==> flow/design.v <==
module bit_fifo #(parameter DEPTH = 768) (
	input clk,
	input reset,
	input din,
	input wr_en,
	input rd_en,
	output reg q,
	output empty,
	output full
);
	localparam AW = $clog2(DEPTH);
	localparam CW = $clog2(DEPTH+1);
	reg mem [0:DEPTH-1];
	reg [AW-1:0] wr_ptr;
	reg [AW-1:0] rd_ptr;
	reg [CW-1:0] count;
	wire do_wr = wr_en & ~full;
	wire do_rd = rd_en & ~empty;
	assign empty = (count == 0);
	assign full = (count == DEPTH);
	always @(posedge clk) begin
		if (do_wr)
			mem[wr_ptr] <= din;
	end
	always @(posedge clk) begin
		if (reset) begin
			wr_ptr <= 0;
			rd_ptr <= 0;
			count <= 0;
			q <= 0;
		end else begin
			if (do_wr)
				wr_ptr <= (wr_ptr == DEPTH-1) ? {AW{1'b0}} : wr_ptr + 1'b1;
			if (do_rd) begin
				q <= mem[rd_ptr];
				rd_ptr <= (rd_ptr == DEPTH-1) ? {AW{1'b0}} : rd_ptr + 1'b1;
			end
			if (do_wr & ~do_rd)
				count <= count + 1'b1;
			else if (do_rd & ~do_wr)
				count <= count - 1'b1;
		end
	end
endmodule
module ledDriver(input clk, input reset, output reg led, input data, input lastBit, input start, output finish, output reg read);
	reg running;
	reg resCounting;
	reg[4:0] count;
	always @(posedge clk) begin
		if (reset || ~running) begin
			count<=0;
		end else begin
			if (count!=24) begin
				count <= count + 1;
			end else begin
			 count <=0;
			end
		end
	end
  reg firstbit;
	always @(posedge clk) begin
	  if (reset) begin
	    running <= 0;
	    firstbit <= 1;	   
		read <= 0;
		resCounting <= 0;
	  end else begin
	    if (~running & start) begin
	      running <= 1;
	      firstbit <= 1;
	    end else if (running) begin
	      firstbit<=0;
	      if (lastBit && count==24) begin
	        running <= 0;
	        resCounting <= 1;	 
			read <= 0;
	      end else if (count==0 && ~firstbit) begin
			read <= 1;
	      end else read <= 0;
	    end else if (resCounting && finish) begin
	      resCounting <= 0;
	    end
	  end
	end
	always @(posedge clk) begin
		if (reset || ~running) begin
			led <= 0;
		end else begin
			if (count==0) begin
				led <= 1;
			end else if ( (count==8 && ~data) || (count==16 && data)) begin
				led<=0;
			end
		end
	end
	reg [10:0] resCounter;
	always @(posedge clk) begin
	  if (reset || ~resCounting) begin
	    resCounter<=0;
	  end else begin
	    resCounter <= resCounter+1;
	  end
	end
	assign finish = resCounter==11'h7FF;
endmodule
module ws2812_top(input clk, input reset, input spi_valid, input spi_data, output led);
	parameter NUM_LEDS = 32;
	localparam NUM_BITS = NUM_LEDS*24;
	reg switch;
	wire q1,q2;
	reg[12:0] writeCount;
	wire read;	
	wire write ;		   	   
	wire empty1, empty2;
	reg justSwitched;
	bit_fifo #(.DEPTH(NUM_BITS)) fifo1(
		.clk(clk),
		.reset(reset),
		.din(spi_data),
		.wr_en(spi_valid & ~switch & write),
		.rd_en(read & switch),
		.q(q1),
		.empty(empty1),
		.full()
	);	   
	bit_fifo #(.DEPTH(NUM_BITS)) fifo2(
		.clk(clk),
		.reset(reset),
		.din(spi_data),
		.wr_en(spi_valid & switch & write),
		.rd_en(read & ~switch),
		.q(q2),
		.empty(empty2),
		.full()
	);		  
	wire readData;
	assign readData = switch ? q1 : q2;
	wire empty;
	assign empty = switch ? empty1 : empty2;
	wire ledFinished;  
	wire readDriver;
	assign read = readDriver | justSwitched;
	ledDriver ledDriver_inst(
		.clk(clk),
		.reset(reset),
		.led(led),
		.data(readData),   
		.lastBit(empty),
		.start(justSwitched),
		.finish(ledFinished),
		.read(readDriver)				  
	);
	reg ledRealFinished;
	reg firstRun;
	always @(posedge clk) begin
		if (reset) begin
			firstRun <= 1;		 
			ledRealFinished <= 1;
		end else begin
			if (justSwitched) begin
				firstRun <= 0;				
			end
			if (ledFinished)
				ledRealFinished <= 1;
			else if (justSwitched)
				ledRealFinished <= 0;
		end
	end
	reg spiFinished;
	reg seenSwitch;
	assign write = ~spiFinished | (seenSwitch!=switch);	
	wire spiRealFinished;
	assign spiRealFinished = spiFinished & (seenSwitch==switch);
	always @(posedge clk) begin
		if (reset) begin 
			writeCount <= 0;
			spiFinished <= 0;
			seenSwitch <= 0;
		end else if (spi_valid) begin
			if (writeCount==NUM_BITS-1) begin   
				if (seenSwitch!=switch) begin
					writeCount <= 1;  
					spiFinished <= 0;
				end else begin
					spiFinished <= 1;
				end
			end else begin
				writeCount <= writeCount + 1;
				spiFinished <= 0;		 
				seenSwitch <= switch;
			end
		end
	end			 
	always @(posedge clk) begin
		if (reset) begin
			switch <= 0;			  
			justSwitched <= 0;
		end else begin	
			if ((firstRun | ledRealFinished) & spiRealFinished) begin
				switch <= ~switch;
				justSwitched <= 1;
			end else
				justSwitched <= 0;
		end
	end	
endmodule
From RTL to reports: ws2812_top:

What the tools print for ws2812_top, step after step.
Lines are those of the file above, counted from 1.
Library cell names are shortened.
The mark n/a stands for no value.

* design top: ws2812_top
* clock input: clk
* cell library: sky130hd
* library corner: tt_025C_1v80

Elaborated design:

Yosys after proc, flatten, opt, wreduce and memory -nomap, before mapping. Memory bits, and registers merged into a memory's read port (data or address), are not among the register bits. Print and check cells are not counted. Equal cells are merged and count once.
Yosys's memory passes give these memory sizes; they may raise the number of words (mostly to a power of two), join words into wider ones and drop unused or constant bits.

* $add $sub $neg: 11
* equal/unequal tests: 16
* muxes and demuxes: 31
* bitwise logic cells: 37
* reductions and logical operators: 22

Operators with widths (number)
* 2-to-1 mux 10 bit: 10
* adder 10 x 1 -> 10 bit (second input constant): 6
* == test 10 bit (second input constant): 6
* 2-to-1 mux 13 bit: 2
* subtractor 10 x 1 -> 10 bit (second input constant): 2
* logical NOT 10 bit: 2
* 2-to-1 mux 1 bit: 19
* AND 1 bit: 17
* NOT 1 bit: 17
* adder 13 x 1 -> 13 bit (second input constant): 1
* == test 13 x 10 -> 1 bit (second input constant): 1
* adder 11 x 1 -> 11 bit (second input constant): 1
* == test 11 bit (second input constant): 1
* == test 5 bit (second input constant): 2
* nonzero test 2 bit: 4
* AND reduction 2 bit: 3
* OR reduction 2 bit: 3
* logical AND 1 bit: 5
* adder 5 x 1 -> 5 bit (second input constant): 1
* == test 5 x 4 -> 1 bit (second input constant): 1
* inequality test 5 bit (second input constant): 1
* logical NOT 5 bit: 1
* bitwise OR 1 bit: 3
* logical OR 1 bit: 3
* AND reduction 3 bit: 1
* inequality test 2 x 1 -> 1 bit (second input constant): 1
* inequality test 2 bit (second input constant): 1
* == test 1 bit: 1
* inequality test 1 bit: 1

* flip-flop bits (word level): 100
* RAM bits: 1536
* clocked read ports x word width: 2
* memories: 2
* input port bits: 4
* output and inout port bits: 1
* word-level cells: 139

Memories
* fifo1.mem: words 768, bits a word 1, rd ports 1, write ports 1, RTL line 13 `reg mem [0:DEPTH-1];`
* fifo2.mem: words 768, bits a word 1, rd ports 1, write ports 1, RTL line 13

Longest topological paths:

Yosys ltp: most cells in a row. Word level: on the elaborated netlist, between registers, memories and ports. Mapped: between sequential cells and ports; inverters and the memories' decode and read muxes count.

* depth after elaboration: 8
* ABC_AREA: 0
* mapped depth: 18
* depth with buffers taken out: 17

After synthesis:

Source: synth_stat.txt of the flow (Yosys; design flattened, memories mapped). It holds for the ABC_AREA given above (unset counts as 0); a run with the other value may have another netlist.
Totals and module areas in this step are rounded.

* cells in the netlist: 5181
* cell area after synthesis: 0.071 mm^2
* sequential area: 0.048 mm^2
* mapped flip-flops: 1638
* buffers: 455

Cells by type
* edfxtp_1: number 1536, area in all 4.61E+04 um^2
* mux4_2: number 352, area in all 7.93E+03 um^2
* nor2_1: number 1679, area in all 6.3E+03 um^2
* dfxtp_1: number 102, area in all 2.04E+03 um^2
* mux2i_1: number 152, area in all 1.52E+03 um^2
* clkbuf_1: number 355, area in all 1.33E+03 um^2
* nand2_1: number 232, area in all 870.835 um^2
* ha_1: number 32, area in all 400.384 um^2
* a21oi_1: number 79, area in all 395.379 um^2
* o21ai_0: number 59, area in all 295.283 um^2
* xnor2_1: number 29, area in all 253.994 um^2
* a221oi_1: number 26, area in all 227.718 um^2
* xor2_1: number 26, area in all 227.718 um^2
* buf_2: number 44, area in all 220.211 um^2
* nor3_1: number 44, area in all 220.211 um^2
* nand3_1: number 43, area in all 215.206 um^2
* buf_6: number 15, area in all 168.912 um^2
* a211oi_1: number 22, area in all 165.158 um^2

Not listed: further types 52, cells in them 354.
By module: a second synthesis without flattening, with its own total; a netlist apart from the flattened one above.

* cells (unflattened synthesis): 5245
* area total of the unflattened synthesis: 0.072 mm^2

Rows give one instance, submodules left out.

By module
* bit_fifo (DEPTH=768): times used 2, cells 2513, area 0.035 mm^2, sequential area 0.024 mm^2
* ws2812_top: times used 1, cells 123, area 0.001 mm^2, sequential area 0.00038 mm^2
* ledDriver: times used 1, cells 96, area 0.0009 mm^2, sequential area 0.00042 mm^2

Path before layout:

OpenSTA on the mapped netlist: ideal clock, no wires. The path of least setup slack (recovery checks aside). Input and output delay are each 20% of the period. Register names are those of the netlist, which keeps one name where synthesis merged equal registers.

* path type: input to register
* start: in spi_valid
* end: reg fifo1.count[8]
* period: 48900 ps
* input delay: 9780 ps
* library setup time: 70 ps
* launch time at the first pin: 9780 ps
* arrival time: 12992 ps
* required time: 48830 ps
* setup slack: 35838 ps
* delay of the path: 3282 ps
* stages on the path: 15
* synthesis period reached: 13062 ps

"delay of the path" is the arrival time less input delay plus setup time.
"stages on the path" counts driving pins, that of a launching flip-flop among them; a cell with two outputs on the path counts twice.
"synthesis period reached" = period - worst setup slack (recovery checks aside). The figure is calculated, with input and output delays left at 20% of the set period.
The rows between start and end are the longest chain of elaborated cells between them; the timing report does not say that the signal goes this way. Where chains are equally long, one stands for them.
Each line given opens the expression or statement behind the cell; cells for indexed reads and writes are added by Yosys, which also makes memories of some case tables.
A register here has more assigning lines than the two given.

* path through: clkbuf_1 > o21ai_0 > nor3_2 > ha_1 > inv_1 > ha_1 > nor2b_1 > o21ai_0 > a21boi_0 > o21ai_0 > a21boi_0 > o21a_1 > o21ai_0 > or3b_2 > a21oi_1
* cells in the longest elaborated chain: 7
* elaborated cells on any way between the ends: 9
* RTL lines with such cells: 4
* those cells by class: mux (2); logic (6); reduce/logical (1)

RTL lines, path after synthesis
* start, declared: RTL line 106 `module ws2812_top(input clk, input reset, input spi_valid, input spi_data, output led);`
* AND 1 bit x2: RTL line 120 `.wr_en(spi_valid & ~switch & write),`
* AND 1 bit: RTL line 17 `wire do_wr = wr_en & ~full;`
* NOT 1 bit: RTL line 40 `else if (do_rd & ~do_wr)`
* AND 1 bit: RTL line 40
* 2-to-1 mux 10 bit: RTL line 40
* 2-to-1 mux 10 bit: RTL line 38 `if (do_wr & ~do_rd)`
* end, assigned: RTL line 39 `count <= count + 1'b1;`
* end, assigned: RTL line 41 `count <= count - 1'b1;`
* end, declared: RTL line 16 `reg [CW-1:0] count;`

Nets of the timed path that keep an RTL name, with a line that drives or declares them; the list need not be complete.

Named nets, after synthesis (RTL line)
* fifo1.do_wr: 17

Timing after layout:

Path of least setup slack in the final report of stored run 1 (OpenROAD, finished layout, wires in). Where an end is a register, its clock arrival counts in the times.
The report prints the path's times to 10 ps; the period is as set.

* path type: input to register
* start: in spi_valid
* end: reg fifo2.count[8]
* period: 8710 ps
* input delay: 1740 ps
* library setup time: 70 ps
* launch time at the first pin: 1740 ps
* arrival time: 6190 ps
* required time: 9430 ps
* setup slack: 3240 ps
* stages on the path: 15

The rows between start and end are the longest chain of elaborated cells between them; the timing report does not say that the signal goes this way. Where chains are equally long, one stands for them.
A register here has more assigning lines than the two given.

* path through: clkdlybuf4s50_1 > o21ai_0 > nor2_1 > ha_1 > inv_1 > ha_1 > nor2b_1 > o21ai_0 > a21boi_0 > o21ai_0 > a21boi_0 > o21a_1 > o21ai_0 > or3b_2 > a21oi_1
* cells in the longest elaborated chain: 7
* elaborated cells on any way between the ends: 9
* RTL lines with such cells: 4
* those cells by class: mux (2); logic (6); reduce/logical (1)

RTL lines, path post-layout
* start, declared: RTL line 106 `module ws2812_top(input clk, input reset, input spi_valid, input spi_data, output led);`
* AND 1 bit x2: RTL line 130 `.wr_en(spi_valid & switch & write),`
* AND 1 bit: RTL line 17 `wire do_wr = wr_en & ~full;`
* NOT 1 bit: RTL line 40 `else if (do_rd & ~do_wr)`
* AND 1 bit: RTL line 40
* 2-to-1 mux 10 bit: RTL line 40
* 2-to-1 mux 10 bit: RTL line 38 `if (do_wr & ~do_rd)`
* end, assigned: RTL line 39 `count <= count + 1'b1;`
* end, assigned: RTL line 41 `count <= count - 1'b1;`
* end, declared: RTL line 16 `reg [CW-1:0] count;`

Nets of the timed path that keep an RTL name, with a line that drives or declares them; the list need not be complete.

Named nets, post-layout (RTL line)
* fifo2.do_wr: 17

4 stored runs of ws2812_top in the flow (synthesis by Yosys, layout by OpenROAD, sky130hd cells), in arbitrary order. Constraints: input delay and output delay 20% of the set period each, output load 0.01 pF.
"clock period achieved" = clock period - worst setup slack. The figure is calculated, with input and output delays left at 20% of the set period.
"critical setup path time" is the time allowed to the run's worst setup path (the clock period less input and output delay, where it has them) less its slack. Clock arrival times count: a late capture clock shortens it, a late launch clock lengthens it.
"total power after layout" is the tool's figure for a default switching activity; nothing was simulated.
"critical setup path time" is known to 10 ps.
The results are shown rounded.

### Stored run 1

==> flow/run.sh <==
#!/bin/bash
# the make line also repeats the synthesis and layout settings of config.mk as NAME=value (left out here)
make -C /OpenROAD-flow-scripts/flow DESIGN_CONFIG=/design/flow/config.mk WORK_HOME=/design/flow/orfs CLKGATE_MAP_FILE= finish
==> flow/config.mk <==
export PLATFORM = sky130hd
export DESIGN_NAME = ws2812_top
export DESIGN_NICKNAME = ws2812_top
export VERILOG_FILES = /design/flow/design.v
export SDC_FILE = /design/flow/constraint.sdc
export NUM_CORES = 4
export LEC_CHECK = 0
export CAP_MARGIN = 20
export CELL_PAD_IN_SITES_DETAIL_PLACEMENT = 0
export CORE_ASPECT_RATIO = 1.13
export CORE_MARGIN = 9
export CORE_UTILIZATION = 59
export MAX_ROUTING_LAYER = met5
export SETUP_SLACK_MARGIN = -0.68
export SLEW_MARGIN = 20
==> flow/constraint.sdc <==
create_clock -name core_clock -period 8.71 [get_ports {clk}]
set_input_delay 1.7420 -clock core_clock [delete_from_list [all_inputs] [get_ports {clk}]]
set_output_delay 1.7420 -clock core_clock [all_outputs]
set_load 0.01 [all_outputs]

Results of stored run 1:
- Synthesis area: 0.071 mm^2
- Die size: 0.13 mm^2
- Standard-cell area after routing: 0.078 mm^2
- Post-route utilization: 65 %
- Worst slack on setup checks: 3200 ps
- Final setup TNS: 0 ps
- Worst hold slack in the final report: 450 ps
- Total power after layout: 16000 uW
- Clock period achieved: 5474 ps
- Critical setup path time: 3730 ps
- Kind of the worst setup path: input to register

### Stored run 2

==> flow/run.sh <==
#!/bin/bash
# the make line also repeats the synthesis and layout settings of config.mk as NAME=value (left out here)
make -C /OpenROAD-flow-scripts/flow DESIGN_CONFIG=/design/flow/config.mk WORK_HOME=/design/flow/orfs CLKGATE_MAP_FILE= finish
==> flow/config.mk <==
export PLATFORM = sky130hd
export DESIGN_NAME = ws2812_top
export DESIGN_NICKNAME = ws2812_top
export VERILOG_FILES = /design/flow/design.v
export SDC_FILE = /design/flow/constraint.sdc
export NUM_CORES = 4
export LEC_CHECK = 0
export CAP_MARGIN = 20
export CORE_MARGIN = 2
export CORE_UTILIZATION = 54
export GPL_ROUTABILITY_DRIVEN = 1
export PLACE_DENSITY_LB_ADDON = 0.2
export SETUP_SLACK_MARGIN = 3.36
export SLEW_MARGIN = 20
==> flow/constraint.sdc <==
create_clock -name core_clock -period 23.0 [get_ports {clk}]
set_input_delay 4.6000 -clock core_clock [delete_from_list [all_inputs] [get_ports {clk}]]
set_output_delay 4.6000 -clock core_clock [all_outputs]
set_load 0.01 [all_outputs]

Results of stored run 2:
- Synthesis area: 0.071 mm^2
- Die size: 0.14 mm^2
- Standard-cell area after routing: 0.078 mm^2
- Post-route utilization: 59 %
- Worst slack on setup checks: 15000 ps
- Final setup TNS: 0 ps
- Worst hold slack in the final report: 440 ps
- Total power after layout: 6000 uW
- Clock period achieved: 8454 ps
- Critical setup path time: 3850 ps
- Kind of the worst setup path: input to register

### Stored run 3

==> flow/run.sh <==
#!/bin/bash
# the make line also repeats the synthesis and layout settings of config.mk as NAME=value (left out here)
make -C /OpenROAD-flow-scripts/flow DESIGN_CONFIG=/design/flow/config.mk WORK_HOME=/design/flow/orfs CLKGATE_MAP_FILE= finish
==> flow/config.mk <==
export PLATFORM = sky130hd
export DESIGN_NAME = ws2812_top
export DESIGN_NICKNAME = ws2812_top
export VERILOG_FILES = /design/flow/design.v
export SDC_FILE = /design/flow/constraint.sdc
export NUM_CORES = 4
export LEC_CHECK = 0
export ABC_AREA = 0
export CAP_MARGIN = 25
export CELL_PAD_IN_SITES_DETAIL_PLACEMENT = 0
export CELL_PAD_IN_SITES_GLOBAL_PLACEMENT = 2
export CORE_ASPECT_RATIO = 1.65
export CORE_MARGIN = 2
export CORE_UTILIZATION = 24
export CTS_CLUSTER_DIAMETER = 290
export GPL_TIMING_DRIVEN = 1
export MAX_ROUTING_LAYER = met4
export PLACE_DENSITY = 0.6
export SETUP_SLACK_MARGIN = 1.32
export SLEW_MARGIN = 0
export TNS_END_PERCENT = 30
==> flow/constraint.sdc <==
create_clock -name core_clock -period 9.57 [get_ports {clk}]
set_input_delay 1.9140 -clock core_clock [delete_from_list [all_inputs] [get_ports {clk}]]
set_output_delay 1.9140 -clock core_clock [all_outputs]
set_load 0.01 [all_outputs]

Results of stored run 3:
- Synthesis area: 0.071 mm^2
- Die size: 0.3 mm^2
- Standard-cell area after routing: 0.082 mm^2
- Post-route utilization: 28 %
- Worst slack on setup checks: 4000 ps
- Final setup TNS: 0 ps
- Worst hold slack in the final report: 440 ps
- Total power after layout: 15000 uW
- Clock period achieved: 5616 ps
- Critical setup path time: 3700 ps
- Kind of the worst setup path: input to register

### Stored run 4

==> flow/run.sh <==
#!/bin/bash
# the make line also repeats the synthesis and layout settings of config.mk as NAME=value (left out here)
make -C /OpenROAD-flow-scripts/flow DESIGN_CONFIG=/design/flow/config.mk WORK_HOME=/design/flow/orfs CLKGATE_MAP_FILE= finish
==> flow/config.mk <==
export PLATFORM = sky130hd
export DESIGN_NAME = ws2812_top
export DESIGN_NICKNAME = ws2812_top
export VERILOG_FILES = /design/flow/design.v
export SDC_FILE = /design/flow/constraint.sdc
export NUM_CORES = 4
export LEC_CHECK = 0
export CAP_MARGIN = 30
export CELL_PAD_IN_SITES_DETAIL_PLACEMENT = 2
export CELL_PAD_IN_SITES_GLOBAL_PLACEMENT = 3
export CORE_ASPECT_RATIO = 0.94
export CORE_MARGIN = 10
export CORE_UTILIZATION = 54
export GPL_ROUTABILITY_DRIVEN = 1
export MAX_ROUTING_LAYER = met4
export MIN_ROUTING_LAYER = met1
export PLACE_DENSITY_LB_ADDON = 0.2
export SETUP_SLACK_MARGIN = 3.36
export SLEW_MARGIN = 20
==> flow/constraint.sdc <==
create_clock -name core_clock -period 23.0 [get_ports {clk}]
set_input_delay 4.6000 -clock core_clock [delete_from_list [all_inputs] [get_ports {clk}]]
set_output_delay 4.6000 -clock core_clock [all_outputs]
set_load 0.01 [all_outputs]

Results of stored run 4:
- Synthesis area: 0.071 mm^2
- Die size: 0.15 mm^2
- Standard-cell area after routing: 0.079 mm^2
- Post-route utilization: 60 %
- Worst slack on setup checks: 14000 ps
- Final setup TNS: 0 ps
- Worst hold slack in the final report: 450 ps
- Total power after layout: 6200 uW
- Clock period achieved: 9152 ps
- Critical setup path time: 4550 ps
- Kind of the worst setup path: input to register
